==> flow/design.v <==
`timescale 1ns/1ns
module ALU (
    input  logic clk,
    input  logic rst_n,
    input  logic [5:0] alu_op,
    input  logic word,
    input  logic [15:0] a,
    input  logic [15:0] b,
    input  logic cf_in,
    input  logic [4:0] shift_cnt,
    output logic [15:0] result
);
    logic [15:0] a_in, b_in;
    parameter ADD = 6'b000000;
    parameter SUB = 6'b000001;
    parameter CMP = 6'b000010;
    parameter INC = 6'b000011;
    parameter DEC = 6'b000100;
    parameter NEG = 6'b000101;
    parameter AND = 6'b000110;
    parameter OR = 6'b000111;
    parameter XOR = 6'b001000;
    parameter NOT = 6'b001001;
    parameter TEST = 6'b001010;
    parameter SHL = 6'b001011;
    parameter SHR = 6'b001100;
    parameter SAR = 6'b001101;
    parameter ROL = 6'b001110;
    parameter ROR = 6'b001111;
    parameter RCL = 6'b010000;
    parameter RCR = 6'b010001;
    parameter MUL = 6'b010010;
    parameter IMUL = 6'b010011;
    parameter DIV = 6'b010100;
    parameter IDIV = 6'b010101;
    always @(posedge clk or negedge rst_n) begin
        if (!rst_n) begin
            a_in <= 0;
            b_in <= 0;
        end else begin
            case(alu_op)
                ADD: begin
                    result <= a + b;
                end
                SUB: begin
                    result <= a - b;
                end
                CMP: begin
                    result <= a - b;
                end
                INC: begin
                    result <= a + 1;
                end
                DEC: begin
                    result <= a - 1;
                end
                NEG: begin
                    result <= 0 - a;
                end
                AND: begin
                    result <= a & b;
                end
                OR: begin
                    result <= a | b;
                end
                XOR: begin
                    result <= a ^ b;
                end
                NOT: begin
                    result <= ~a;
                end
                TEST: begin
                    result <= a & b;
                end
                SHL: begin
                    result <= a << shift_cnt;
                end
                SHR: begin
                    result <= a >> shift_cnt;
                end
                SAR: begin
                    result <= a >>> shift_cnt;
                end
                ROL: begin
                    result <= {a[15:0], a[15:0]};
                end
                ROR: begin
                    result <= {a[0], a[15:1]};
                end
                RCL: begin
                    result <= {a[15:0], cf_in};
                end
                RCR: begin
                    result <= {cf_in, a[15:0]};
                end
                MUL: begin
                    result <= a * b;    
                end
                IMUL: begin
                    result <= a * b;    
                end
                DIV: begin
                    result <= (b == 16'd0) ? 16'hFFFF : a / b;
                end
                IDIV: begin
                    result <= (b == 16'd0) ? 16'hFFFF : a / b;
                end
            endcase
        end
    end
endmodule
# [Reports on ALU]
# The steps from the RTL of ALU to its reports follow in flow order.
# Line numbers count from 1 in the design file above.
# Cell names lack the library's common part.
# A cell with - has no value.
[setup] top="ALU" clk_port="clk" lib="sky130hd" corner="tt_025C_1v80"

# [After elaboration]
# Source: Yosys, flattened and elaborated, memories not mapped. Widths are those after wreduce. Registers that Yosys merges into a memory's read port (data or address) are not register bits. Print and check cells do not count. Equal cells are merged and count once.
[word_totals] regBits=16 latch_bits=0 ram_bits=0 mem_bits_ro=0 clocked_rd_ports_x_width=0 memories=0 output_inout_bits=16 word_cells=47
[op_classes] n_addsub=5 mul=1 n_div=1 compare=0 n_eq=21 shifts=3 mux=2 bitwise=4 n_reduce_logical=9
[op_table] operator="case mux 16 bit (select 17 bit)" n=1
[op_table] operator="divider 16 x 16 -> 16 bit" n=1
[op_table] operator="multiplier 16 x 16 -> 16 bit" n=1
[op_table] operator="equality test 6 x 4 -> 1 bit with constant B" n=8
[op_table] operator="equality test 6 x 5 -> 1 bit with constant B" n=6
[op_table] operator="equality test 6 x 3 -> 1 bit with constant B" n=4
[op_table] operator="nonzero test 18 bit" n=1
[op_table] operator="subtractor 1 x 16 -> 16 bit with constant A" n=1
[op_table] operator="adder 16 x 1 -> 16 bit with constant B" n=1
[op_table] operator="subtractor 16 x 1 -> 16 bit with constant B" n=1
[op_table] operator="adder 16 bit" n=1
[op_table] operator="subtractor 16 bit" n=1
[op_table] operator="bitwise AND 16 bit" n=1
[op_table] operator="bitwise OR 16 bit" n=1
[op_table] operator="XOR 16 bit" n=1
[op_table] operator="left shift 16 x 5 -> 16 bit" n=1
[op_table] operator=">> shifter 16 x 5 -> 16 bit" n=1
[op_table] operator=">>> shifter 16 x 5 -> 16 bit" n=1
[op_table] operator="inverter 16 bit" n=1
[op_table] operator="logical NOT 16 bit" n=1
[op_table] operator="two-way mux 16 bit" n=1
[op_table] operator="equality test 6 x 2 -> 1 bit with constant B" n=2
[op_table] operator="OR reduction 2 bit" n=5
[op_table] operator="equality test 6 x 1 -> 1 bit with constant B" n=1
[op_table] operator="logical NOT 6 bit" n=1
[op_table] operator="AND reduction 2 bit" n=1

# [Depth]
# Longest topological path by Yosys (ltp), each cell counted once; first at word level (registers and memories cut), then after technology mapping (sequential cells cut; the memories' decode and read muxes count).
[depth] depth_word=4 abc_area=0 depth_mapped=128 ltp_nobuf=116

# [Mapped cells and area]
# Yosys stat after the flow's synthesis: flattened, memories mapped to cells. It holds for the ABC_AREA given above (unset counts as 0); a run with the other value may have another netlist.
[mapped] mapped_cells=2158 area_um2=15846.4 sequential_area_um2=480.5 ff_cells=16
[by_type] cell_type="ha_1" n=238 area_total_um2=2.98E+03
[by_type] cell_type="fa_1" n=81 area_total_um2=1.62E+03
[by_type] cell_type="nand2_1" n=222 area_total_um2=833.299
[by_type] cell_type="nor2_1" n=207 area_total_um2=776.995
[by_type] cell_type="xnor2_1" n=76 area_total_um2=665.638
[by_type] cell_type="a21oi_1" n=131 area_total_um2=655.629
[by_type] cell_type="inv_1" n=173 area_total_um2=649.373
[by_type] cell_type="o21ai_0" n=106 area_total_um2=530.509
[by_type] cell_type="edfxtp_1" n=16 area_total_um2=480.461
[by_type] cell_type="xor2_1" n=46 area_total_um2=402.886
[by_type] cell_type="clkbuf_1" n=89 area_total_um2=334.07
[by_type] cell_type="o211ai_1" n=44 area_total_um2=330.317
[by_type] cell_type="mux2_2" n=28 area_total_um2=315.302
[by_type] cell_type="a21o_1" n=40 area_total_um2=300.288
[by_type] cell_type="mux2i_1" n=30 area_total_um2=300.288
[by_type] cell_type="o21a_1" n=38 area_total_um2=285.274
[by_type] cell_type="nor3_1" n=56 area_total_um2=280.269
[by_type] cell_type="nand3_1" n=55 area_total_um2=275.264
# Other cell types: 77; their cells: 482.

# [Timing after synthesis]
# OpenSTA on the mapped netlist: ideal clock, no wires. The path of least setup slack (recovery checks aside). Input and output delay are each 20% of the period. Register names are those of the netlist, which keeps one name where synthesis merged equal registers.
[synth_path] kind="input to register" from="in b[0]" to="reg result[0]" tclk_ns=100.0 arrival_time_ns=45.923 slack_ns=53.805 path_delay_ns=26.195 path_stages=115 n_path_buf=9 synth_period_reached_ns=46.195
# "path_delay_ns" is the arrival time less input delay plus setup time.
# "path_stages" counts driving pins, that of a launching flip-flop among them; a cell with two outputs on the path counts twice.
# "synth_period_reached_ns" = period - worst setup slack (recovery checks aside). The figure is calculated, with input and output delays left at 20% of the set period.
# Between the ends stands the longest chain of elaborated cells between them, by number of cells; it is not shown to be the way that was timed. Of several equally long chains one is given.
# A line is the first line of the expression or statement that the cell stems from. Yosys adds cells for indexed reads and writes and turns some case tables into memories.
# At most two assigning lines are given for a register; there are more.
[synth_between] path_cell_list="clkbuf_1 -> clkinv_1 -> ha_1 -> or2_2 -> a31oi_1 -> nor2_1 -> ha_1 -> o21a_1 -> o2111a_1 -> or4b_2 -> o31ai_1 -> ha_1 -> a21oi_1 -> nand2_1 -> a21o_1 -> and2_1 -> ha_1 -> o21ai_0 -> [79 not listed] -> ha_1 -> o211ai_1 -> a211oi_1 -> o31a_1 -> a221o_1 -> nand2_1 -> a311oi_1 -> clkbuf_1 -> mux2_2 -> ha_1 -> o21a_1 -> o21a_1 -> o21a_1 -> o21a_1 -> o211ai_1 -> a211oi_1 -> o21ai_0 -> a22oi_1" elab_chain_cells=3 cells_between=10 classes_between="2 x add/sub; 1 x mul; 1 x div; 2 x mux; 3 x logic; 1 x reduce/logical"
[synth_rtl] item="start: declaration" line_no=8 rtl="input  logic [15:0] b,"
[synth_rtl] item="divider 16 x 16 -> 16 bit" line_no=106 rtl="result <= (b == 16'd0) ? 16'hFFFF : a / b;"
[synth_rtl] item="two-way mux 16 bit" line_no=106
[synth_rtl] item="case mux 16 bit (select 17 bit)" line_no=41 rtl="case(alu_op)"
[synth_rtl] item="end: assignment" line_no=43 rtl="result <= a + b;"
[synth_rtl] item="end: assignment" line_no=46 rtl="result <= a - b;"
[synth_rtl] item="end: declaration" line_no=11 rtl="output logic [15:0] result"

# [Path in the finished layout]
# From the final timing report of entry B: the path of least setup slack in the routed layout; clock arrival at registers is part of the times.
[layout_path] kind="input to register" from="in b[15]" to="reg result[0]" tclk_ns=100.0 arrival_time_ns=53.56 slack_ns=46.40 path_stages=108 n_path_buf=3
# Between the ends stands the longest chain of elaborated cells between them, by number of cells; it is not shown to be the way that was timed. Of several equally long chains one is given.
# At most two assigning lines are given for a register; there are more.
[layout_between] path_cell_list="clkdlybuf4s50_1 -> nor4_2 -> and4_1 -> and3_1 -> nor2_1 -> ha_1 -> o21a_1 -> o2111a_1 -> or4b_2 -> o31ai_1 -> ha_1 -> a21oi_1 -> nand2_1 -> and2_1 -> nand2_1 -> nand2_1 -> ha_1 -> o21ai_0 -> [72 not listed] -> buf_4 -> mux2_2 -> ha_1 -> o211ai_1 -> a211oi_1 -> o31a_1 -> a221o_1 -> nand2_1 -> a311oi_4 -> buf_4 -> inv_1 -> and3_1 -> a221o_1 -> ha_1 -> nand4_1 -> a211oi_1 -> o21ai_0 -> a22oi_1" elab_chain_cells=3 cells_between=4 classes_between="1 x div; 2 x mux; 1 x reduce/logical"
[layout_rtl] item="start: declaration" line_no=8 rtl="input  logic [15:0] b,"
[layout_rtl] item="divider 16 x 16 -> 16 bit" line_no=106 rtl="result <= (b == 16'd0) ? 16'hFFFF : a / b;"
[layout_rtl] item="two-way mux 16 bit" line_no=106
[layout_rtl] item="case mux 16 bit (select 17 bit)" line_no=41 rtl="case(alu_op)"
[layout_rtl] item="end: assignment" line_no=43 rtl="result <= a + b;"
[layout_rtl] item="end: assignment" line_no=46 rtl="result <= a - b;"
[layout_rtl] item="end: declaration" line_no=11 rtl="output logic [15:0] result"

# Measured results for ALU: 6 stored runs of the Yosys and OpenROAD flow on sky130hd. The settings differ; the order carries no meaning. The constraints put input and output delay at 20% of the set period each and load the outputs with 0.01 pF.
# "achieved_clock_period_ns" = clock period - worst setup slack. The figure is calculated, with input and output delays left at 20% of the set period.
# By "worst_path_ns" is meant the share of the clock period that the worst setup path is allowed (20% is reserved at inputs, 20% at outputs), minus its slack. Clock arrival times at its registers enter into it.
# "fin_power_mw": no workload was simulated; the value follows from the tool's default switching activity.
run="entry A" settings ABC_AREA=1 CELL_PAD_IN_SITES_DETAIL_PLACEMENT=2 CELL_PAD_IN_SITES_GLOBAL_PLACEMENT=1 CORE_ASPECT_RATIO=0.57 CORE_UTILIZATION=40 MAX_ROUTING_LAYER="met4" MIN_ROUTING_LAYER="met2" SETUP_SLACK_MARGIN=5.0 period_ns=31.5 CAP_MARGIN=20 CORE_MARGIN=2 SLEW_MARGIN=20
run="entry A" outcome="stopped before the end: clock tree synthesis reported DPL-0033"
run="entry B" settings CELL_PAD_IN_SITES_GLOBAL_PLACEMENT=1 CORE_ASPECT_RATIO=0.57 CORE_UTILIZATION=40 period_ns=100.0 CAP_MARGIN=20 CORE_MARGIN=2 SLEW_MARGIN=20
run="entry B" results synthesis_area_um2=15846.4 total_die_area_um2=41287.3 finish.stdcell_area_um2=17199.0 utilization_pct=44.5 setup_worst_slack_ns=46.399 total_negative_slack_ns=0.000 hold_ws_ns=20.761 fin_power_mw=0.2401 achieved_clock_period_ns=53.601 worst_path_ns=33.60 worst_path_kind="input to register"
run="entry C" settings ABC_AREA=1 CAP_MARGIN=20 CELL_PAD_IN_SITES_DETAIL_PLACEMENT=2 CELL_PAD_IN_SITES_GLOBAL_PLACEMENT=1 CORE_ASPECT_RATIO=0.73 CORE_UTILIZATION=40 CTS_CLUSTER_DIAMETER=188 GPL_TIMING_DRIVEN=1 HOLD_SLACK_MARGIN=0.18 MAX_ROUTING_LAYER="met4" MIN_ROUTING_LAYER="met2" SETUP_SLACK_MARGIN=5.0 SLEW_MARGIN=10 period_ns=31.5 CORE_MARGIN=2
run="entry C" outcome="stopped before the end: clock tree synthesis reported DPL-0033"
run="entry D" settings ABC_AREA=1 CAP_MARGIN=40 CELL_PAD_IN_SITES_DETAIL_PLACEMENT=2 CELL_PAD_IN_SITES_GLOBAL_PLACEMENT=1 CORE_ASPECT_RATIO=0.99 CORE_UTILIZATION=40 CTS_CLUSTER_DIAMETER=188 GPL_TIMING_DRIVEN=1 HOLD_SLACK_MARGIN=0.18 MAX_ROUTING_LAYER="met4" MIN_ROUTING_LAYER="met2" SETUP_SLACK_MARGIN=5.0 period_ns=31.5 CORE_MARGIN=2 SLEW_MARGIN=20
run="entry D" outcome="stopped before the end: clock tree synthesis reported DPL-0033"
run="entry E" settings CELL_PAD_IN_SITES_DETAIL_PLACEMENT=2 CELL_PAD_IN_SITES_GLOBAL_PLACEMENT=3 CORE_ASPECT_RATIO=0.91 period_ns=100.0 CAP_MARGIN=20 CORE_MARGIN=2 CORE_UTILIZATION=40 SLEW_MARGIN=20
run="entry E" results synthesis_area_um2=15846.4 total_die_area_um2=41226.5 finish.stdcell_area_um2=17216.5 utilization_pct=44.1 setup_worst_slack_ns=47.270 total_negative_slack_ns=0.000 hold_ws_ns=20.845 fin_power_mw=0.2301 achieved_clock_period_ns=52.730 worst_path_ns=32.73 worst_path_kind="input to register"
run="entry F" settings ABC_AREA=0 CELL_PAD_IN_SITES_DETAIL_PLACEMENT=1 CORE_ASPECT_RATIO=0.56 CORE_UTILIZATION=37 CTS_CLUSTER_DIAMETER=34 CTS_CLUSTER_SIZE=36 GPL_ROUTABILITY_DRIVEN=1 GPL_TIMING_DRIVEN=0 PLACE_DENSITY_LB_ADDON=0.07 period_ns=45.2 CAP_MARGIN=20 CORE_MARGIN=2 SLEW_MARGIN=20
run="entry F" results synthesis_area_um2=15846.4 total_die_area_um2=44569.6 finish.stdcell_area_um2=17304.1 utilization_pct=41.2 setup_worst_slack_ns=1.507 total_negative_slack_ns=0.000 hold_ws_ns=9.838 fin_power_mw=0.5773 achieved_clock_period_ns=43.693 worst_path_ns=34.65 worst_path_kind="input to register"
